==> flow/design.v <==
module lpc10_speech_synthetizer (
  input  wire              clk,         
  input  wire              reset,       
  input  wire              StartSpeak,
  input  wire              RomData,
  output wire [11:0]       RomAdr,
  output reg  signed [9:0] SampleData,
  output reg               Speaking
);
reg [5:0]  Cnt_8k;
reg [4:0]  CntSegment;
reg [7:0]  CntSample;
reg [11:0] RomAdrIn;
reg        Speak;
reg [3:0]  CodeEnergy;
reg        CodeRepeat;
reg [4:0]  CodePitch;
reg [17:0] CodeK1K4;    
reg [20:0] CodeK5K10;   
wire GetEnergy, GetRepeat, GetPitch, GetK1K4, GetK5K10, ReadRom;
wire Silence, LastFrame, NoK5K10;
function signed [9:0] TabChirp(input [5:0] i);
  case (i)
    0: TabChirp = 0;    1: TabChirp = 42;   2: TabChirp = -44;  3: TabChirp = 50;
    4: TabChirp = -78;  5: TabChirp = 18;   6: TabChirp = 37;   7: TabChirp = 20;
    8: TabChirp = 2;    9: TabChirp = -31;  10: TabChirp = -59; 11: TabChirp = 2;
    12: TabChirp = 95;  13: TabChirp = 90;  14: TabChirp = 5;   15: TabChirp = 15;
    16: TabChirp = 38;  17: TabChirp = -4;  18: TabChirp = -91; 19: TabChirp = -91;
    20: TabChirp = -42; 21: TabChirp = -35; 22: TabChirp = -36; 23: TabChirp = -4;
    24: TabChirp = 37;  25: TabChirp = 43;  26: TabChirp = 34;  27: TabChirp = 33;
    28: TabChirp = 15;  29: TabChirp = -1;  30: TabChirp = -8;  31: TabChirp = -18;
    32: TabChirp = -19; 33: TabChirp = -17; 34: TabChirp = -9;  35: TabChirp = -10;
    36: TabChirp = -6;  37: TabChirp = 0;   38: TabChirp = 3;   39: TabChirp = 2;
    40: TabChirp = 1;
    default: TabChirp = 0;
  endcase
endfunction
function signed [9:0] TabEnergy(input [3:0] i);
  case (i)
    0: TabEnergy = 0;   1: TabEnergy = 0;   2: TabEnergy = 1;   3: TabEnergy = 1;
    4: TabEnergy = 2;   5: TabEnergy = 3;   6: TabEnergy = 5;   7: TabEnergy = 7;
    8: TabEnergy = 10;  9: TabEnergy = 15;  10: TabEnergy = 21; 11: TabEnergy = 30;
    12: TabEnergy = 43; 13: TabEnergy = 61; 14: TabEnergy = 86; default: TabEnergy = 0;
  endcase
endfunction
function signed [9:0] TabPitch(input [4:0] i);
  case (i)
    0: TabPitch = 0;    1: TabPitch = 41;   2: TabPitch = 43;   3: TabPitch = 45;
    4: TabPitch = 47;   5: TabPitch = 49;   6: TabPitch = 51;   7: TabPitch = 53;
    8: TabPitch = 55;   9: TabPitch = 58;   10: TabPitch = 60;  11: TabPitch = 63;
    12: TabPitch = 66;  13: TabPitch = 70;  14: TabPitch = 73;  15: TabPitch = 76;
    16: TabPitch = 79;  17: TabPitch = 83;  18: TabPitch = 87;  19: TabPitch = 90;
    20: TabPitch = 94;  21: TabPitch = 99;  22: TabPitch = 103; 23: TabPitch = 107;
    24: TabPitch = 112; 25: TabPitch = 118; 26: TabPitch = 123; 27: TabPitch = 129;
    28: TabPitch = 134; 29: TabPitch = 141; 30: TabPitch = 147; default: TabPitch = 153;
  endcase
endfunction
function signed [9:0] TabK1(input [4:0] i);
  case (i)
    0: TabK1 = -501;  1: TabK1 = -497;  2: TabK1 = -493;  3: TabK1 = -488;
    4: TabK1 = -480;  5: TabK1 = -471;  6: TabK1 = -460;  7: TabK1 = -446;
    8: TabK1 = -427;  9: TabK1 = -405;  10: TabK1 = -378; 11: TabK1 = -344;
    12: TabK1 = -305; 13: TabK1 = -259; 14: TabK1 = -206; 15: TabK1 = -148;
    16: TabK1 = -86;  17: TabK1 = -21;  18: TabK1 = 45;   19: TabK1 = 110;
    20: TabK1 = 171;  21: TabK1 = 227;  22: TabK1 = 277;  23: TabK1 = 320;
    24: TabK1 = 357;  25: TabK1 = 388;  26: TabK1 = 413;  27: TabK1 = 434;
    28: TabK1 = 451;  29: TabK1 = 464;  30: TabK1 = 474;  default: TabK1 = 482;
  endcase
endfunction
function signed [9:0] TabK2(input [4:0] i);
  case (i)
    0: TabK2 = -349;  1: TabK2 = -328;  2: TabK2 = -305;  3: TabK2 = -280;
    4: TabK2 = -252;  5: TabK2 = -223;  6: TabK2 = -192;  7: TabK2 = -158;
    8: TabK2 = -124;  9: TabK2 = -88;   10: TabK2 = -51;  11: TabK2 = -14;
    12: TabK2 = 23;   13: TabK2 = 60;   14: TabK2 = 97;   15: TabK2 = 133;
    16: TabK2 = 167;  17: TabK2 = 199;  18: TabK2 = 230;  19: TabK2 = 259;
    20: TabK2 = 286;  21: TabK2 = 310;  22: TabK2 = 333;  23: TabK2 = 354;
    24: TabK2 = 372;  25: TabK2 = 389;  26: TabK2 = 404;  27: TabK2 = 417;
    28: TabK2 = 429;  29: TabK2 = 439;  30: TabK2 = 449;  default: TabK2 = 490;
  endcase
endfunction
function signed [9:0] TabK3(input [3:0] i);
  case (i)
    0: TabK3 = -397;  1: TabK3 = -365;  2: TabK3 = -327;  3: TabK3 = -282;
    4: TabK3 = -229;  5: TabK3 = -170;  6: TabK3 = -104;  7: TabK3 = -36;
    8: TabK3 = 35;    9: TabK3 = 104;   10: TabK3 = 169;  11: TabK3 = 228;
    12: TabK3 = 281;  13: TabK3 = 326;  14: TabK3 = 364;  default: TabK3 = 396;
  endcase
endfunction
function signed [9:0] TabK4(input [3:0] i);
  case (i)
    0: TabK4 = -373;  1: TabK4 = -334;  2: TabK4 = -293;  3: TabK4 = -245;
    4: TabK4 = -191;  5: TabK4 = -131;  6: TabK4 = -67;   7: TabK4 = -1;
    8: TabK4 = 64;    9: TabK4 = 128;   10: TabK4 = 188;  11: TabK4 = 243;
    12: TabK4 = 291;  13: TabK4 = 332;  14: TabK4 = 367;  default: TabK4 = 397;
  endcase
endfunction
function signed [9:0] TabK5(input [3:0] i);
  case (i)
    0: TabK5 = -319;  1: TabK5 = -286;  2: TabK5 = -250;  3: TabK5 = -211;
    4: TabK5 = -168;  5: TabK5 = -122;  6: TabK5 = -74;   7: TabK5 = -25;
    8: TabK5 = 24;    9: TabK5 = 73;    10: TabK5 = 121;  11: TabK5 = 167;
    12: TabK5 = 210;  13: TabK5 = 249;  14: TabK5 = 285;  default: TabK5 = 319;
  endcase
endfunction
function signed [9:0] TabK6(input [3:0] i);
  case (i)
    0: TabK6 = -290;  1: TabK6 = -252;  2: TabK6 = -209;  3: TabK6 = -163;
    4: TabK6 = -114;  5: TabK6 = -62;   6: TabK6 = -9;    7: TabK6 = 44;
    8: TabK6 = 97;    9: TabK6 = 147;   10: TabK6 = 194;  11: TabK6 = 239;
    12: TabK6 = 278;  13: TabK6 = 313;  14: TabK6 = 344;  default: TabK6 = 371;
  endcase
endfunction
function signed [9:0] TabK7(input [3:0] i);
  case (i)
    0: TabK7 = -291;  1: TabK7 = -256;  2: TabK7 = -216;  3: TabK7 = -174;
    4: TabK7 = -128;  5: TabK7 = -80;   6: TabK7 = -31;   7: TabK7 = 19;
    8: TabK7 = 69;    9: TabK7 = 117;   10: TabK7 = 163;  11: TabK7 = 206;
    12: TabK7 = 246;  13: TabK7 = 283;  14: TabK7 = 316;  default: TabK7 = 345;
  endcase
endfunction
function signed [9:0] TabK8(input [2:0] i);
  case (i)
    0: TabK8 = -219;  1: TabK8 = -133;  2: TabK8 = -38;   3: TabK8 = 59;
    4: TabK8 = 152;   5: TabK8 = 235;   6: TabK8 = 305;   default: TabK8 = 361;
  endcase
endfunction
function signed [9:0] TabK9(input [2:0] i);
  case (i)
    0: TabK9 = -225;  1: TabK9 = -157;  2: TabK9 = -82;   3: TabK9 = -3;
    4: TabK9 = 76;    5: TabK9 = 151;   6: TabK9 = 220;   default: TabK9 = 280;
  endcase
endfunction
function signed [9:0] TabK10(input [2:0] i);
  case (i)
    0: TabK10 = -179; 1: TabK10 = -122; 2: TabK10 = -61;  3: TabK10 = 1;
    4: TabK10 = 63;   5: TabK10 = 123;  6: TabK10 = 179;  default: TabK10 = 231;
  endcase
endfunction
reg signed [9:0] ET, PT, K1T, K2T, K3T, K4T, K5T, K6T, K7T, K8T, K9T, K10T;
reg signed [9:0] EC, PC, K1C, K2C, K3C, K4C, K5C, K6C, K7C, K8C, K9C, K10C;
reg signed [9:0] X1C, X2C, X3C, X4C, X5C, X6C, X7C, X8C, X9C, X10C;
reg signed [9:0] Valeur;
reg signed [9:0] KBus;
reg signed [9:0] XBus;
reg signed [9:0] YNext;
wire signed [18:0] Operation1;
wire signed [18:0] Operation2;
wire signed [18:0] Operation3;
wire signed [18:0] Operation4;
reg [12:0] GPA;
reg        NoiseOn;
reg [7:0]  PitchCnt;
wire signed [19:0] ValeurEC;
wire signed [9:0]  YStart;
assign RomAdr = RomAdrIn;
assign GetEnergy = (CntSample == 8'd0) && (Cnt_8k < 6'd4);
assign Silence   = (CodeEnergy == 4'b0000);
assign LastFrame = (CodeEnergy == 4'b1111);
assign NoK5K10   = (CodePitch  == 5'b00000);
assign GetRepeat = (CntSample == 8'd0) && (Cnt_8k == 6'd4) && !Silence && !LastFrame;
assign GetPitch  = (CntSample == 8'd0) && (Cnt_8k >= 6'd5) && (Cnt_8k < 6'd10) && !Silence && !LastFrame;
assign GetK1K4   = (CntSample == 8'd0) && (Cnt_8k >= 6'd11) && (Cnt_8k < 6'd29) && !Silence && !LastFrame && !CodeRepeat;
assign GetK5K10  = (CntSample == 8'd0) && (Cnt_8k >= 6'd30) && (Cnt_8k < 6'd51) && !Silence && !LastFrame && !CodeRepeat && !NoK5K10;
assign ReadRom = GetEnergy || GetRepeat || GetPitch || GetK1K4 || GetK5K10;
assign Operation1 = KBus * XBus;
assign Operation2 = YNext - (Operation1 / 19'sd512);
assign Operation3 = KBus * Operation2;
assign Operation4 = XBus + (Operation3 / 19'sd512);
assign ValeurEC = Valeur * EC;
assign YStart   = ValeurEC / 20'sd64;
always @* begin
  case (Cnt_8k)
    6'd2:  KBus = K10C;
    6'd3:  KBus = K9C;
    6'd4:  KBus = K8C;
    6'd5:  KBus = K7C;
    6'd6:  KBus = K6C;
    6'd7:  KBus = K5C;
    6'd8:  KBus = K4C;
    6'd9:  KBus = K3C;
    6'd10: KBus = K2C;
    6'd11: KBus = K1C;
    default: KBus = 10'sd0;
  endcase
  case (Cnt_8k)
    6'd2:  XBus = X10C;
    6'd3:  XBus = X9C;
    6'd4:  XBus = X8C;
    6'd5:  XBus = X7C;
    6'd6:  XBus = X6C;
    6'd7:  XBus = X5C;
    6'd8:  XBus = X4C;
    6'd9:  XBus = X3C;
    6'd10: XBus = X2C;
    6'd11: XBus = X1C;
    default: XBus = 10'sd0;
  endcase
end
always @(posedge clk) begin
  if (reset) begin
    Cnt_8k     <= 6'd0;
    CntSegment <= 5'd0;
    CntSample  <= 8'd0;
    RomAdrIn   <= 12'd1;
    Speak      <= 1'b0;
    Speaking   <= 1'b0;
    CodeEnergy <= 4'd0;
    CodeRepeat <= 1'b0;
    CodePitch  <= 5'd0;
    CodeK1K4   <= 18'd0;
    CodeK5K10  <= 21'd0;
    ET <= 0; PT <= 0; K1T <= 0; K2T <= 0; K3T <= 0; K4T <= 0;
    K5T <= 0; K6T <= 0; K7T <= 0; K8T <= 0; K9T <= 0; K10T <= 0;
    EC <= 0; PC <= 0; K1C <= 0; K2C <= 0; K3C <= 0; K4C <= 0;
    K5C <= 0; K6C <= 0; K7C <= 0; K8C <= 0; K9C <= 0; K10C <= 0;
    X1C <= 0; X2C <= 0; X3C <= 0; X4C <= 0; X5C <= 0;
    X6C <= 0; X7C <= 0; X8C <= 0; X9C <= 0; X10C <= 0;
    Valeur     <= 0;
    YNext      <= 0;
    SampleData <= 0;
    GPA        <= 13'b0000001101001;
    NoiseOn    <= 1'b1;
    PitchCnt   <= 8'd0;
  end else begin
    if (Speak && StartSpeak) begin
      Cnt_8k <= Cnt_8k + 6'd1;
      if (Cnt_8k == 6'b111111) begin
        if (CntSegment == 5'b10111)
          CntSegment <= 5'd0;
        else
          CntSegment <= CntSegment + 5'd1;
        if (CntSample == 8'b11000111)
          CntSample <= 8'd0;
        else
          CntSample <= CntSample + 8'd1;
      end
      if (GetEnergy) CodeEnergy <= {CodeEnergy[2:0], RomData};
      if (GetRepeat) CodeRepeat <= RomData;
      if (GetPitch)  CodePitch  <= {CodePitch[3:0], RomData};
      if (GetK1K4)   CodeK1K4   <= {CodeK1K4[16:0], RomData};
      if (GetK5K10)  CodeK5K10  <= {CodeK5K10[19:0], RomData};
      if (ReadRom) RomAdrIn <= RomAdrIn + 12'd1;
      if ((CntSample == 8'b11000111) && (Cnt_8k == 6'b111111) && LastFrame) begin
        Speak    <= 1'b0;
        Speaking <= 1'b0;
      end else begin
        Speaking <= 1'b1;
      end
    end else begin
      Cnt_8k     <= 6'd0;
      CntSegment <= 5'd0;
      CntSample  <= 8'd0;
      RomAdrIn   <= 12'd1;
      NoiseOn    <= 1'b1;
      if (!StartSpeak) Speak <= 1'b1;
    end
    if (Cnt_8k == 6'b111110) begin
      ET <= TabEnergy(CodeEnergy);
      if (Silence || LastFrame)
        PT <= 0;
      else
        PT <= TabPitch(CodePitch);
      if (Silence || LastFrame) begin
        K1T <= 0; K2T <= 0; K3T <= 0; K4T <= 0;
      end else begin
        K1T <= TabK1(CodeK1K4[17:13]);
        K2T <= TabK2(CodeK1K4[12:8]);
        K3T <= TabK3(CodeK1K4[7:4]);
        K4T <= TabK4(CodeK1K4[3:0]);
      end
      if (Silence || LastFrame || NoK5K10) begin
        K5T <= 0; K6T <= 0; K7T <= 0; K8T <= 0; K9T <= 0; K10T <= 0;
      end else begin
        K5T  <= TabK5(CodeK5K10[20:17]);
        K6T  <= TabK6(CodeK5K10[16:13]);
        K7T  <= TabK7(CodeK5K10[12:9]);
        K8T  <= TabK8(CodeK5K10[8:6]);
        K9T  <= TabK9(CodeK5K10[5:3]);
        K10T <= TabK10(CodeK5K10[2:0]);
      end
    end
    if ((CntSegment == 5'd0) && (Cnt_8k == 6'b111111)) begin
      EC   <= ET;
      PC   <= PT;
      K1C  <= K1T;
      K2C  <= K2T;
      K3C  <= K3T;
      K4C  <= K4T;
      K5C  <= K5T;
      K6C  <= K6T;
      K7C  <= K7T;
      K8C  <= K8T;
      K9C  <= K9T;
      K10C <= K10T;
      NoiseOn <= (PC == 0);
    end
    if (Cnt_8k == 6'd0) begin
      if (EC == 0)
        Valeur <= 0;
      else if (NoiseOn) begin
        if (GPA[0])
          Valeur <= -10'sd64;
        else
          Valeur <= 10'sd64;
      end else begin
        if (PitchCnt > 8'd50)
          Valeur <= 0;    
        else
          Valeur <= TabChirp(PitchCnt[5:0]);
      end
      if (PC == 0)
        PitchCnt <= 8'd0;
      else if ($signed({1'b0, PitchCnt}) < PC)
        PitchCnt <= PitchCnt + 8'd1;
      else
        PitchCnt <= 8'd0;
    end
    if (Cnt_8k < 6'b010100)
      GPA <= {GPA[12] ^ GPA[10] ^ GPA[9] ^ GPA[0], GPA[12:1]};
    case (Cnt_8k)
      6'd1: YNext <= YStart;
      6'd2, 6'd3, 6'd4, 6'd5, 6'd6, 6'd7, 6'd8, 6'd9, 6'd10, 6'd11:
        YNext <= Operation2[9:0];
      default: ;
    endcase
    case (Cnt_8k)
      6'd3:  X10C <= Operation4[9:0];
      6'd4:  X9C  <= Operation4[9:0];
      6'd5:  X8C  <= Operation4[9:0];
      6'd6:  X7C  <= Operation4[9:0];
      6'd7:  X6C  <= Operation4[9:0];
      6'd8:  X5C  <= Operation4[9:0];
      6'd9:  X4C  <= Operation4[9:0];
      6'd10: X3C  <= Operation4[9:0];
      6'd11: X2C  <= Operation4[9:0];
      6'd12: X1C  <= Operation2[9:0];
      default: ;
    endcase
    if (Cnt_8k == 6'b001111)
      SampleData <= X1C;
  end
end
endmodule
### Tool chain data of lpc10_speech_synthetizer

The steps from the RTL of lpc10_speech_synthetizer to its reports follow in flow order.
Lines are those of the file above, counted from 1.
Operators: Yosys type, input widths -> output width; for muxes data width and select width s.
Cell names lack the library's common part.
The mark - stands for no value.

* design top: lpc10_speech_synthetizer
* clock port: clk
* cell library: sky130hd
* library corner: tt_025C_1v80

### Word-level counts

Yosys after proc, flatten, opt, wreduce and memory -nomap, before mapping. Print and check cells are not counted. Equal cells are merged and count once.
Yosys's memory passes give these memory sizes; they may raise the number of words (mostly to a power of two), join words into wider ones and drop unused or constant bits.

* elaborated cells: 234
* word width x clocked read ports: 95
* memory cells: 10
* bits in read-only memories: 2448
* bits of input ports: 4
* register bits: 474

Memories
* (name not given): depth 64, bits a word 10, rd ports 1, wr ports 0, RTL line 23 `case (i)`
* (name not given): depth 32, bits a word 10, rd ports 1, wr ports 0, RTL line 59 `case (i)`
* (name not given): depth 32, bits a word 10, rd ports 1, wr ports 0, RTL line 71 `case (i)`
* (name not given): depth 32, bits a word 8, rd ports 1, wr ports 0, RTL line 47 `case (i)`
* (name not given): depth 16, bits a word 10, rd ports 1, wr ports 0, RTL line 83 `case (i)`
* (name not given): depth 16, bits a word 10, rd ports 1, wr ports 0, RTL line 91 `case (i)`

Memories not listed: 4.

* multipliers: 3
* bitwise logic cells: 7
* add/subtract/negate cells: 10
* equal/unequal tests: 39
* muxes and demuxes: 49
* order comparisons: 10
* reductions and logical operators: 55

Operators by type and width (number)
* $pmux 10 s7: 3
* $mul 10x10->20: 1
* $pmux 10 s10: 2
* $mul 10x10->19: 1
* $mul 10x19->19: 1
* $mux 10: 15
* $mux 4: 10
* $eq 6x4->1 const B: 6
* $mux 5: 7
* $eq 3x3->1 const B: 9
* $eq 6x3->1 const B: 4
* $mux 8: 3
* $logic_and 1x1->1: 23
* $add 10x1->10: 2
* $logic_not 10->1: 2
* $pmux 10 s2: 1
* $sub 10x19->19: 1
* $add 19x1->19: 1
* $eq 3x2->1 const B: 6
* $reduce_or 9->1: 2
* $add 8x1->8 const B: 2
* $add 12x1->12 const B: 1
* $reduce_and 2->1: 6
* $eq 6x2->1 const B: 2
* $lt 6x5->1 const B: 2
* $eq 6x6->1 const B: 2
* $mux 6: 2
* $add 10x10->10: 1

Not listed: further kinds 31, cells in them 55.

### Depth

Depth = most cells in a row (Yosys ltp): at word level without a register or memory, in the mapped netlist without a sequential cell, where the memories' decode and read muxes count.

* depth after elaboration: 12
* ABC_AREA: 0
* gate-level depth with buffers: 74
* depth with buffers taken out: 71

### Mapped cells and area

The flow's flattened synthesis, as Yosys stat reports it; memories are mapped. The netlist is that of the ABC_AREA named above (0 if unset); the other value can give another one.

* buffers: 250
* chip area (Yosys): 35567.9 sq um
* standard cells after synthesis: 4313
* mapped flip-flops: 544
* area of sequential cells: 10890.4 sq um

Cell types
* dfxtp_1: number 544, total area 1.09E+04 sq um
* fa_1: number 235, total area 4.7E+03 sq um
* ha_1: number 254, total area 3.18E+03 sq um
* nand2_1: number 574, total area 2.15E+03 sq um
* nor2_1: number 556, total area 2.09E+03 sq um
* a21oi_1: number 363, total area 1.82E+03 sq um
* inv_1: number 423, total area 1.59E+03 sq um
* a22oi_1: number 120, total area 900.864 sq um
* clkbuf_1: number 206, total area 773.242 sq um
* xnor2_1: number 69, total area 604.33 sq um
* mux2i_1: number 55, total area 550.528 sq um
* o21ai_0: number 99, total area 495.475 sq um
* xor2_1: number 47, total area 411.645 sq um
* nand3_1: number 79, total area 395.379 sq um
* a211oi_1: number 48, total area 360.346 sq um
* or2_2: number 48, total area 300.288 sq um
* and2_1: number 44, total area 275.264 sq um
* nor3_1: number 54, total area 270.259 sq um

Other cell types: 75; their cells: 495.

### Worst setup path after synthesis

OpenSTA on the mapped netlist: ideal clock, no wires. The path of least setup slack (recovery checks aside). Input and output delay are each 20% of the period. Register names are those of the netlist, which keeps one name where synthesis merged equal registers.

* path type: flip-flop to flip-flop
* from: reg Cnt_8k[1]
* to: reg X10C[8]
* period: 25.0 ns
* buffers on the path: 5
* arrival time: 16.133 ns
* delay of the path: 16.261 ns
* stages on the path: 68
* slack: 8.740 ns
* period reached after synthesis: 16.26 ns

"delay of the path" is the arrival time less input delay plus setup time.
"stages on the path" counts driving pins, that of a launching flip-flop among them; a cell with two outputs on the path counts twice.
"period reached after synthesis" is the clock period less the worst setup slack; recovery checks do not enter. This is arithmetic on one report: input and output delays are still those of the set period (20% each).
Between the ends stands the longest chain of elaborated cells between them, by number of cells; it is not shown to be the way that was timed. Of several equally long chains one is given.
A line is the first line of the expression or statement that the cell stems from. Yosys adds cells for indexed reads and writes and turns some case tables into memories.
A register here has more assigning lines than the two given.

* cell sequence: dfxtp_1 > inv_1 > ha_1 > buf_2 > or3b_1 > nor2_1 > buf_2 > buf_1 > a22oi_1 > and3_1 > clkbuf_1 > or2_2 > fa_1 > inv_1 > fa_1 > fa_1 > fa_1 > inv_1 > (+32 left out) > nor3_1 > o31ai_1 > a21oi_1 > xnor2_2 > xnor2_1 > nor2_1 > fa_1 > fa_1 > a21o_1 > a21oi_1 > o21bai_1 > a21oi_1 > o21bai_1 > a21oi_1 > xor2_1 > nor2_1 > a21oi_1 > nor2_1
* length of the longest elaborated chain: 12
* elaborated cells on any way between the ends: 22
* those cells by class: 4 x add/sub; 2 x mul; 10 x eq/ne; 2 x mux; 2 x logic; 2 x reduce/logical

Ends and longest elaborated chain, after synthesis
* start: declaration: RTL line 10 `reg [5:0]  Cnt_8k;`
* start: assignment: RTL line 202 `Cnt_8k     <= 6'd0;`
* start: assignment: RTL line 227 `Cnt_8k <= Cnt_8k + 6'd1;`
* $eq 6x4->1: RTL line 173 `case (Cnt_8k)`
* $pmux 10 s10: RTL line 173
* $mul 10x10->19: RTL line 166 `assign Operation1 = KBus * XBus;`
* $reduce_or 9->1
* $and 1x1->1
* $add 19x1->19
* $sub 10x19->19: RTL line 167 `assign Operation2 = YNext - (Operation1 / 19'sd512);`
* $mul 10x19->19: RTL line 168 `assign Operation3 = KBus * Operation2;`
* $reduce_or 9->1
* $and 1x1->1
* $add 10x1->10
* $add 10x10->10: RTL line 169 `assign Operation4 = XBus + (Operation3 / 19'sd512);`
* end: assignment: RTL line 218 `X6C <= 0; X7C <= 0; X8C <= 0; X9C <= 0; X10C <= 0;`
* end: assignment: RTL line 328 `6'd3:  X10C <= Operation4[9:0];`
* end: declaration: RTL line 142 `reg signed [9:0] X1C, X2C, X3C, X4C, X5C, X6C, X7C, X8C, X9C, X10C;`

### Timing after layout

Path of least setup slack in the final report of entry A (OpenROAD, finished layout, wires in). Where an end is a register, its clock arrival counts in the times.

* path type: flip-flop to flip-flop
* from: reg Cnt_8k[0]
* to: reg X2C[8]
* buffers on the path: 5
* arrival time: 20.24 ns
* stages on the path: 68
* slack: 3.04 ns
* period: 22.8 ns

Between the ends stands the longest chain of elaborated cells between them, by number of cells; it is not shown to be the way that was timed. Of several equally long chains one is given.
A register here has more assigning lines than the two given.

* cell sequence: dfxtp_1 > inv_1 > ha_1 > buf_2 > or3b_1 > nor2_1 > buf_2 > buf_1 > a22oi_1 > and3_1 > clkbuf_1 > or2_2 > fa_1 > inv_1 > fa_1 > fa_1 > fa_1 > inv_1 > (+32 left out) > nor3_1 > o31ai_1 > a21oi_1 > xnor2_2 > xnor2_1 > nor2_1 > fa_1 > fa_1 > a21o_1 > a21oi_1 > o21bai_1 > a21oi_1 > o21bai_1 > a21oi_1 > xor2_1 > nor2_1 > a21oi_1 > nor2_1
* length of the longest elaborated chain: 12
* elaborated cells on any way between the ends: 22
* those cells by class: 4 x add/sub; 2 x mul; 10 x eq/ne; 2 x mux; 2 x logic; 2 x reduce/logical

Ends and longest elaborated chain, post-layout
* start: declaration: RTL line 10 `reg [5:0]  Cnt_8k;`
* start: assignment: RTL line 202 `Cnt_8k     <= 6'd0;`
* start: assignment: RTL line 227 `Cnt_8k <= Cnt_8k + 6'd1;`
* $eq 6x4->1: RTL line 173 `case (Cnt_8k)`
* $pmux 10 s10: RTL line 173
* $mul 10x10->19: RTL line 166 `assign Operation1 = KBus * XBus;`
* $reduce_or 9->1
* $and 1x1->1
* $add 19x1->19
* $sub 10x19->19: RTL line 167 `assign Operation2 = YNext - (Operation1 / 19'sd512);`
* $mul 10x19->19: RTL line 168 `assign Operation3 = KBus * Operation2;`
* $reduce_or 9->1
* $and 1x1->1
* $add 10x1->10
* $add 10x10->10: RTL line 169 `assign Operation4 = XBus + (Operation3 / 19'sd512);`
* end: assignment: RTL line 217 `X1C <= 0; X2C <= 0; X3C <= 0; X4C <= 0; X5C <= 0;`
* end: assignment: RTL line 336 `6'd11: X2C  <= Operation4[9:0];`
* end: declaration: RTL line 142 `reg signed [9:0] X1C, X2C, X3C, X4C, X5C, X6C, X7C, X8C, X9C, X10C;`

Add stored flow runs of lpc10_speech_synthetizer

Measured data: module lpc10_speech_synthetizer, platform sky130hd, 2 stored runs of the flow under differing settings, order arbitrary. Input and output delays are each 20% of the period that was set; the output load is 0.01 pF.
"worst setup path time" = time allowed to the worst setup path (clock period - input delay - output delay, where it has them) - its slack; a late launch clock adds to it, a late capture clock takes from it.
By "total power after layout" is meant OpenSTA's value without simulated activity: inputs other than the clock are taken to toggle once in ten clock periods, and the tool carries that through the logic.

### Entry A

==> flow/run.sh <==
#!/bin/bash
# the make line also repeats the synthesis and layout settings of config.mk as NAME=value (left out here)
make -C /OpenROAD-flow-scripts/flow DESIGN_CONFIG=/design/flow/config.mk WORK_HOME=/design/flow/orfs CLKGATE_MAP_FILE= finish
==> flow/config.mk <==
export PLATFORM = sky130hd
export DESIGN_NAME = lpc10_speech_synthetizer
export DESIGN_NICKNAME = lpc10_speech_synthetizer
export VERILOG_FILES = /design/flow/design.v
export SDC_FILE = /design/flow/constraint.sdc
export NUM_CORES = 4
export LEC_CHECK = 0
export ABC_AREA = 0
export CAP_MARGIN = 20
export CORE_MARGIN = 2
export CORE_UTILIZATION = 52
export GPL_TIMING_DRIVEN = 0
export MAX_ROUTING_LAYER = met4
export MIN_ROUTING_LAYER = met1
export PLACE_DENSITY = 0.63
export SLEW_MARGIN = 20
==> flow/constraint.sdc <==
create_clock -name core_clock -period 22.8 [get_ports {clk}]
set_input_delay 4.5600 -clock core_clock [delete_from_list [all_inputs] [get_ports {clk}]]
set_output_delay 4.5600 -clock core_clock [all_outputs]
set_load 0.01 [all_outputs]

Results of entry A:
- Worst hold slack in the final report: 0.446 ns
- Smallest setup slack: 3.035 ns
- Post-layout utilization: 57.8 %
- Standard-cell area after routing: 38924.8 sq um
- Final setup TNS: 0.000 ns
- Netlist area reported by Yosys: 35567.9 sq um
- Worst setup path time: 19.76 ns
- Kind of the worst setup path: flip-flop to flip-flop
- Total power after layout: 1975 uW
- Die size: 70508.8 sq um

### Entry B

==> flow/run.sh <==
#!/bin/bash
# the make line also repeats the synthesis and layout settings of config.mk as NAME=value (left out here)
make -C /OpenROAD-flow-scripts/flow DESIGN_CONFIG=/design/flow/config.mk WORK_HOME=/design/flow/orfs CLKGATE_MAP_FILE= finish
==> flow/config.mk <==
export PLATFORM = sky130hd
export DESIGN_NAME = lpc10_speech_synthetizer
export DESIGN_NICKNAME = lpc10_speech_synthetizer
export VERILOG_FILES = /design/flow/design.v
export SDC_FILE = /design/flow/constraint.sdc
export NUM_CORES = 4
export LEC_CHECK = 0
export ABC_AREA = 1
export CAP_MARGIN = 5
export CELL_PAD_IN_SITES_GLOBAL_PLACEMENT = 2
export CORE_MARGIN = 5
export CORE_UTILIZATION = 49
export GPL_TIMING_DRIVEN = 1
export MAX_ROUTING_LAYER = met4
export MIN_ROUTING_LAYER = met2
export PLACE_DENSITY_LB_ADDON = 0.0
export SETUP_SLACK_MARGIN = 5.0
export SLEW_MARGIN = 0
==> flow/constraint.sdc <==
create_clock -name core_clock -period 25.0 [get_ports {clk}]
set_input_delay 5.0000 -clock core_clock [delete_from_list [all_inputs] [get_ports {clk}]]
set_output_delay 5.0000 -clock core_clock [all_outputs]
set_load 0.01 [all_outputs]

Results of entry B:
- Worst hold slack in the final report: 0.440 ns
- Smallest setup slack: 7.168 ns
- Post-layout utilization: 53.0 %
- Standard-cell area after routing: 39253.9 sq um
- Final setup TNS: 0.000 ns
- Netlist area reported by Yosys: 36461.2 sq um
- Worst setup path time: 17.83 ns
- Kind of the worst setup path: flip-flop to flip-flop
- Total power after layout: 1815 uW
- Die size: 79967.4 sq um
